==> flow/design.v <==
`timescale 1ns / 1ps
module conv (
input [4:0] stride,
input  conv_enable, 
output reg [18:0] address1 , address2, write_address,
output reg end_reach, full_conv_end, dot_sum_end,
input clk,
input reset,
input [9:0] w1 ,h1,w2,h2,
output reg [9:0] width, height
  );
reg [9:0] H1_index_outer , V1_index_outer ;
reg [5:0]	v1_index_inner , h1_index_inner ;
reg dot_sum_start ;
always @ (posedge clk) begin	 
		if (reset) begin
			H1_index_outer = 0;
			V1_index_outer = 0;
			v1_index_inner = 0;
			h1_index_inner = 0;
			address1 = 0;
			address2 = 0;
			write_address = 0;
			end_reach = 0;
			dot_sum_end = 0;
			dot_sum_start = 1;
			full_conv_end = 0;
			width = 0;
			height = 0;
		end
		else if (conv_enable) begin
				if (dot_sum_start) begin
						v1_index_inner = 0;
						h1_index_inner = 0;
						dot_sum_start = 0;
						dot_sum_end =0;
				end	
				if (!full_conv_end) begin
					address1 = address1 + 2'b01;
					h1_index_inner = h1_index_inner + 2'b01 ;
					if (h1_index_inner == w2) begin			 
						v1_index_inner = v1_index_inner + 1;
						h1_index_inner = 6'b0;								
						address1 = (v1_index_inner + V1_index_outer )* w1 + H1_index_outer;
					end	
					if (v1_index_inner == h2) begin			 
						H1_index_outer = H1_index_outer + stride;
						address1 = V1_index_outer * w1 + H1_index_outer ;
						dot_sum_start = 1;
						dot_sum_end =1;
						v1_index_inner = 6'b0;
					end
					if ((H1_index_outer + w2) > w1	) begin		 
						width = H1_index_outer;
						dot_sum_start = 1;
						V1_index_outer = V1_index_outer + stride;
						H1_index_outer = 10'b0000000000;
						address1 = V1_index_outer * w1;
					end
					if (address1 == h1*w1 ) 		full_conv_end = 1;		 
					if ((address1 + 1) == h1*w1 ) 		height = V1_index_outer + 1;
					address2 = v1_index_inner*w2 + h1_index_inner;
					if (dot_sum_start)	write_address	= write_address + 1;
				end
		end
    end
endmodule 
== Tool chain data of conv ==
The steps from the RTL of conv to its reports follow in flow order.
Line numbers count from 1 in the design file above.
Operators: Yosys type, input widths -> output width; for muxes data width and select width s.
Library cell names are shortened.
Not given: -
Set-up
  top: conv
  clock: clk
  cell library: sky130hd
  corner: tt_025C_1v80

== Word-level counts ==
Yosys after proc, flatten, opt, wreduce and memory -nomap, before mapping. Memory bits, and registers merged into a memory's read port (data or address), are not among the register bits. Print and check cells are not counted.
Word-level totals
  output and inout bits: 80
  bits in registers: 112
  elaborated cells: 87
  input port bits: 48
Operators by class
  equal/unequal tests: 4
  order comparisons: 1
  bitwise logic cells: 1
  add/sub/neg operators: 13
  reductions and logical operators: 4
  $mul: 6
  muxes and demuxes: 46
Operators with widths (count)
  $mul 10x10->19: 3
  $mul 10x10->20: 1
  $mul 11x10->19: 1
  $mux 6: 20
  $mux 19: 6
  $mul 6x10->16: 1
  $mux 10: 9
  $add 19x1->19 const B: 2
  $add 19x10->19: 2
  $add 10x5->10: 2
  $add 19x1->20 const B: 1
  $eq 20x20->1: 1
  $eq 6x10->1: 2
  $eq 19x19->1: 1
  $add 16x6->17: 1
  $add 6x1->6 const B: 2
  $add 6x10->11: 1
  $mux 1: 11
  $add 10x1->10 const B: 1
  $add 10x10->10: 1
  $gt 10x10->1: 1
  $reduce_and 3->1: 3
  $reduce_and 2->1: 1
  $not 1->1: 1

== Logic depth ==
Yosys ltp: most cells in a row. Word level: on the elaborated netlist, between registers, memories and ports. Mapped: between sequential cells and ports; inverters and the memories' decode and read muxes count.
Depth
  depth in word-level cells: 23
  ABC_AREA: 0
  gate-level depth with buffers: 53
  gate-level depth less buffers: 42

== Synthesis result ==
Yosys stat after the flow's synthesis: flattened, memories mapped to cells. It holds for the ABC_AREA given above (unset counts as 0); a run with the other value may have another netlist.
The area totals of this step are shown rounded.
Mapped netlist
  chip area (Yosys): 24000 um^2
  mapped flip-flops: 110
  buffer cells: 124
  cell count: 2938
  sequential area: 2200 um^2
Cell types
  fa_1: count 313, total area 6266.01 um^2
  ha_1: count 296, total area 3.7E+03 um^2
  dfxtp_1: count 110, total area 2.2E+03 um^2
  inv_1: count 437, total area 1.64E+03 um^2
  and2_1: count 239, total area 1.5E+03 um^2
  nand2_1: count 358, total area 1.34E+03 um^2
  xnor2_1: count 137, total area 1.2E+03 um^2
  nor2_1: count 210, total area 788.256 um^2
  xor2_1: count 79, total area 691.914 um^2
  a21oi_1: count 129, total area 645.619 um^2
  clkbuf_1: count 100, total area 375.36 um^2
  mux2i_1: count 29, total area 290.278 um^2
  o21ai_0: count 56, total area 280.269 um^2
  a21o_1: count 28, total area 210.202 um^2
  o21bai_1: count 28, total area 210.202 um^2
  nand3_1: count 41, total area 205.197 um^2
  nor3_1: count 40, total area 200.192 um^2
  a211oi_1: count 25, total area 187.68 um^2
Other cell types: 68; their cells: 283.

== Timing after synthesis ==
Source: OpenSTA report_checks on the synthesized netlist (no wires, ideal clock, input and output delay 20% of the period each), path of least setup slack; recovery checks are left aside. Register names are those of the netlist, which keeps one name where synthesis merged equal registers.
Timing path after synthesis
  path kind: input -> register
  from: in w2[5]
  to: reg height[0]
  external input delay: 2.200 ns
  period: 11.0 ns
  stages on the path: 44
  arrival time: 9.954 ns
  required time: 10.876 ns
  path buffers: 7
  launch time at the first pin: 2.200 ns
  delay of the path: 7.878 ns
  slack: 0.922 ns
  period reached after synthesis: 10.078 ns
"delay of the path" is the arrival time less input delay plus setup time.
"stages on the path": output pins that drive a net of the path, with the launching flip-flop's if there is one; two outputs of one cell count as two.
"period reached after synthesis" is the clock period less the worst setup slack; recovery checks do not enter. This is arithmetic on one report: input and output delays are still those of the set period (20% each).
Between the ends stands the longest chain of elaborated cells between them, by number of cells; it is not shown to be the way that was timed. Of several equally long chains one is given.
A line is the first line of the expression or statement that the cell stems from. Yosys adds cells for indexed reads and writes and turns some case tables into memories.
On the way, after synthesis
  cell sequence: clkbuf_1 -> nand2b_1 -> or4_4 -> a21o_1 -> a2111oi_4 -> o21ai_1 -> nor2_1 -> buf_4 -> buf_4 -> mux2i_1 -> inv_1 -> ha_1 -> a21o_1 -> a21oi_1 -> o21bai_1 -> a21oi_1 -> o21bai_1 -> a21oi_1 -> [... 8 more ...] -> o211ai_1 -> and2_1 -> buf_6 -> clkbuf_1 -> clkbuf_1 -> nand3_1 -> o31a_1 -> inv_1 -> ha_1 -> inv_1 -> or4_4 -> xnor2_1 -> a31oi_1 -> a2111oi_2 -> o2111ai_1 -> buf_6 -> mux2i_1 -> nor2_1
  cells in the longest elaborated chain: 19
  elaborated cells between the ends (all ways): 26
  RTL lines with such cells: 7
  those cells by class: 3 x add/sub; 1 x compare; 3 x eq/ne; 18 x mux; 1 x reduce/logical
Ends and longest elaborated chain, after synthesis
  from (decl): line 9  | input [9:0] w1 ,h1,w2,h2,
  $eq 6x10->1: line 41  | if (h1_index_inner == w2) begin
  $mux 6: line 41
  $mux 6: line 38  | if (!full_conv_end) begin
  $mux 6: line 31  | else if (conv_enable) begin
  $mux 6: line 16  | if (reset) begin
  $eq 6x10->1: line 46  | if (v1_index_inner == h2) begin
  $mux 10: line 46
  [... 5 more ...]
  $mux 19: line 53  | if ((H1_index_outer + w2) > w1 ) begin
  $mux 19: line 38
  $mux 19: line 31
  $mux 19: line 16
  $add 19x1->20: line 61  | if ((address1 + 1) == h1*w1 ) height = V1_index_outer + 1;
  $eq 20x20->1: line 61
  $reduce_and 3->1
  to (assign): line 29  | height = 0;
  to (assign): line 61
  to (decl): line 10  | output reg [9:0] width, height

== Path in the finished layout ==
From the final timing report of entry A: the path of least setup slack in the routed layout; clock arrival at registers is part of the times.
Timing path after layout
  path kind: register -> register
  from: reg v1_index_inner[0]
  to: reg height[5]
  required time: 7.01 ns
  period: 6.73 ns
  slack: -2.07 ns
  path buffers: 5
  stages on the path: 43
  arrival time: 9.08 ns
  launch time at the first pin: 0.40 ns
Between the ends stands the longest chain of elaborated cells between them, by number of cells; it is not shown to be the way that was timed. Of several equally long chains one is given.
A register here has more assigning lines than the two given.
On the way, after layout
  cell sequence: dfxtp_2 -> nor2b_4 -> ha_4 -> buf_12 -> xnor2_4 -> ha_4 -> buf_6 -> a21o_1 -> a21oi_4 -> o21a_1 -> nand2b_4 -> xnor2_2 -> nand2_1 -> fa_1 -> inv_1 -> fa_1 -> inv_1 -> fa_1 -> [... 7 more ...] -> o21ai_2 -> a41oi_2 -> buf_4 -> o21bai_1 -> a21oi_1 -> xor2_1 -> a21oi_1 -> mux2_4 -> o21a_4 -> xnor2_4 -> xnor2_1 -> a41oi_2 -> nor4_4 -> o2111ai_4 -> buf_12 -> buf_12 -> mux2i_1 -> nor2_1
  cells in the longest elaborated chain: 22
  elaborated cells between the ends (all ways): 32
  RTL lines with such cells: 10
  those cells by class: 6 x add/sub; 1 x mul; 1 x compare; 2 x eq/ne; 21 x mux; 1 x reduce/logical
Ends and longest elaborated chain, after layout
  from (decl): line 13  | reg [5:0] v1_index_inner , h1_index_inner ;
  from (assign): line 19  | v1_index_inner = 0;
  from (assign): line 42  | v1_index_inner = v1_index_inner + 1;
  $mux 6: line 32  | if (dot_sum_start) begin
  $mux 6: line 31  | else if (conv_enable) begin
  $mux 6: line 16  | if (reset) begin
  $add 6x1->6: line 42
  $mux 6: line 41  | if (h1_index_inner == w2) begin
  $mux 6: line 38  | if (!full_conv_end) begin
  $mux 6: line 31
  [... 8 more ...]
  $mux 19: line 53  | if ((H1_index_outer + w2) > w1 ) begin
  $mux 19: line 38
  $mux 19: line 31
  $mux 19: line 16
  $add 19x1->20: line 61  | if ((address1 + 1) == h1*w1 ) height = V1_index_outer + 1;
  $eq 20x20->1: line 61
  $reduce_and 3->1
  to (assign): line 29  | height = 0;
  to (assign): line 61
  to (decl): line 10  | output reg [9:0] width, height

Data sheet: physical implementation of conv

3 stored runs of conv in the flow (synthesis by Yosys, layout by OpenROAD, sky130hd cells), in arbitrary order. Constraints: input delay and output delay 20% of the set period each, output load 0.01 pF.
By "achieved clock period" is meant the clock period of the run minus its worst setup slack. This is arithmetic on one report: input and output delays are still those of the set period (20% each).
"power": no workload was simulated; the value follows from the tool's default switching activity.
Measured values are rounded.

Entry A
==> flow/run.sh <==
#!/bin/bash
# the make line also repeats the synthesis and layout settings of config.mk as NAME=value (left out here)
make -C /OpenROAD-flow-scripts/flow DESIGN_CONFIG=/design/flow/config.mk WORK_HOME=/design/flow/orfs CLKGATE_MAP_FILE= finish
==> flow/config.mk <==
export PLATFORM = sky130hd
export DESIGN_NAME = conv
export DESIGN_NICKNAME = conv
export VERILOG_FILES = /design/flow/design.v
export SDC_FILE = /design/flow/constraint.sdc
export NUM_CORES = 4
export LEC_CHECK = 0
export CAP_MARGIN = 0
export CELL_PAD_IN_SITES_GLOBAL_PLACEMENT = 2
export CORE_ASPECT_RATIO = 1.62
export CORE_MARGIN = 5
export CORE_UTILIZATION = 32
export CTS_CLUSTER_SIZE = 91
export GPL_ROUTABILITY_DRIVEN = 0
export MAX_ROUTING_LAYER = met4
export MIN_ROUTING_LAYER = met1
export SETUP_SLACK_MARGIN = 1.03
export SLEW_MARGIN = 0
==> flow/constraint.sdc <==
create_clock -name core_clock -period 6.73 [get_ports {clk}]
set_input_delay 1.3460 -clock core_clock [delete_from_list [all_inputs] [get_ports {clk}]]
set_output_delay 1.3460 -clock core_clock [all_outputs]
set_load 0.01 [all_outputs]

==> results of entry A <==
chip area after synthesis (Yosys): 24,000 um^2
die area: 81,000 um^2
standard-cell area of the final layout: 35,000 um^2
worst setup slack after layout: -2.1 ns
total negative slack: -48 ns
power: 7.7 mW
achieved clock period: 8.797 ns

Entry B
==> flow/run.sh <==
#!/bin/bash
# the make line also repeats the synthesis and layout settings of config.mk as NAME=value (left out here)
make -C /OpenROAD-flow-scripts/flow DESIGN_CONFIG=/design/flow/config.mk WORK_HOME=/design/flow/orfs CLKGATE_MAP_FILE= finish
==> flow/config.mk <==
export PLATFORM = sky130hd
export DESIGN_NAME = conv
export DESIGN_NICKNAME = conv
export VERILOG_FILES = /design/flow/design.v
export SDC_FILE = /design/flow/constraint.sdc
export NUM_CORES = 4
export LEC_CHECK = 0
export CAP_MARGIN = 20
export CORE_MARGIN = 2
export CORE_UTILIZATION = 40
export SLEW_MARGIN = 20
==> flow/constraint.sdc <==
create_clock -name core_clock -period 16.8 [get_ports {clk}]
set_input_delay 3.3600 -clock core_clock [delete_from_list [all_inputs] [get_ports {clk}]]
set_output_delay 3.3600 -clock core_clock [all_outputs]
set_load 0.01 [all_outputs]

==> results of entry B <==
chip area after synthesis (Yosys): 24,000 um^2
die area: 62,000 um^2
standard-cell area of the final layout: 26,000 um^2
worst setup slack after layout: 3.5 ns
total negative slack: 0.000 ns
power: 2.1 mW
achieved clock period: 13.282 ns

Entry C
==> flow/run.sh <==
#!/bin/bash
# the make line also repeats the synthesis and layout settings of config.mk as NAME=value (left out here)
make -C /OpenROAD-flow-scripts/flow DESIGN_CONFIG=/design/flow/config.mk WORK_HOME=/design/flow/orfs CLKGATE_MAP_FILE= finish
==> flow/config.mk <==
export PLATFORM = sky130hd
export DESIGN_NAME = conv
export DESIGN_NICKNAME = conv
export VERILOG_FILES = /design/flow/design.v
export SDC_FILE = /design/flow/constraint.sdc
export NUM_CORES = 4
export LEC_CHECK = 0
export CAP_MARGIN = 20
export CORE_MARGIN = 2
export CORE_UTILIZATION = 40
export SETUP_SLACK_MARGIN = 0.24
export SLEW_MARGIN = 20
==> flow/constraint.sdc <==
create_clock -name core_clock -period 10.6 [get_ports {clk}]
set_input_delay 2.1200 -clock core_clock [delete_from_list [all_inputs] [get_ports {clk}]]
set_output_delay 2.1200 -clock core_clock [all_outputs]
set_load 0.01 [all_outputs]

==> results of entry C <==
chip area after synthesis (Yosys): 24,000 um^2
die area: 62,000 um^2
standard-cell area of the final layout: 28,000 um^2
worst setup slack after layout: 0.70 ns
total negative slack: 0.000 ns
power: 3.5 mW
achieved clock period: 9.902 ns
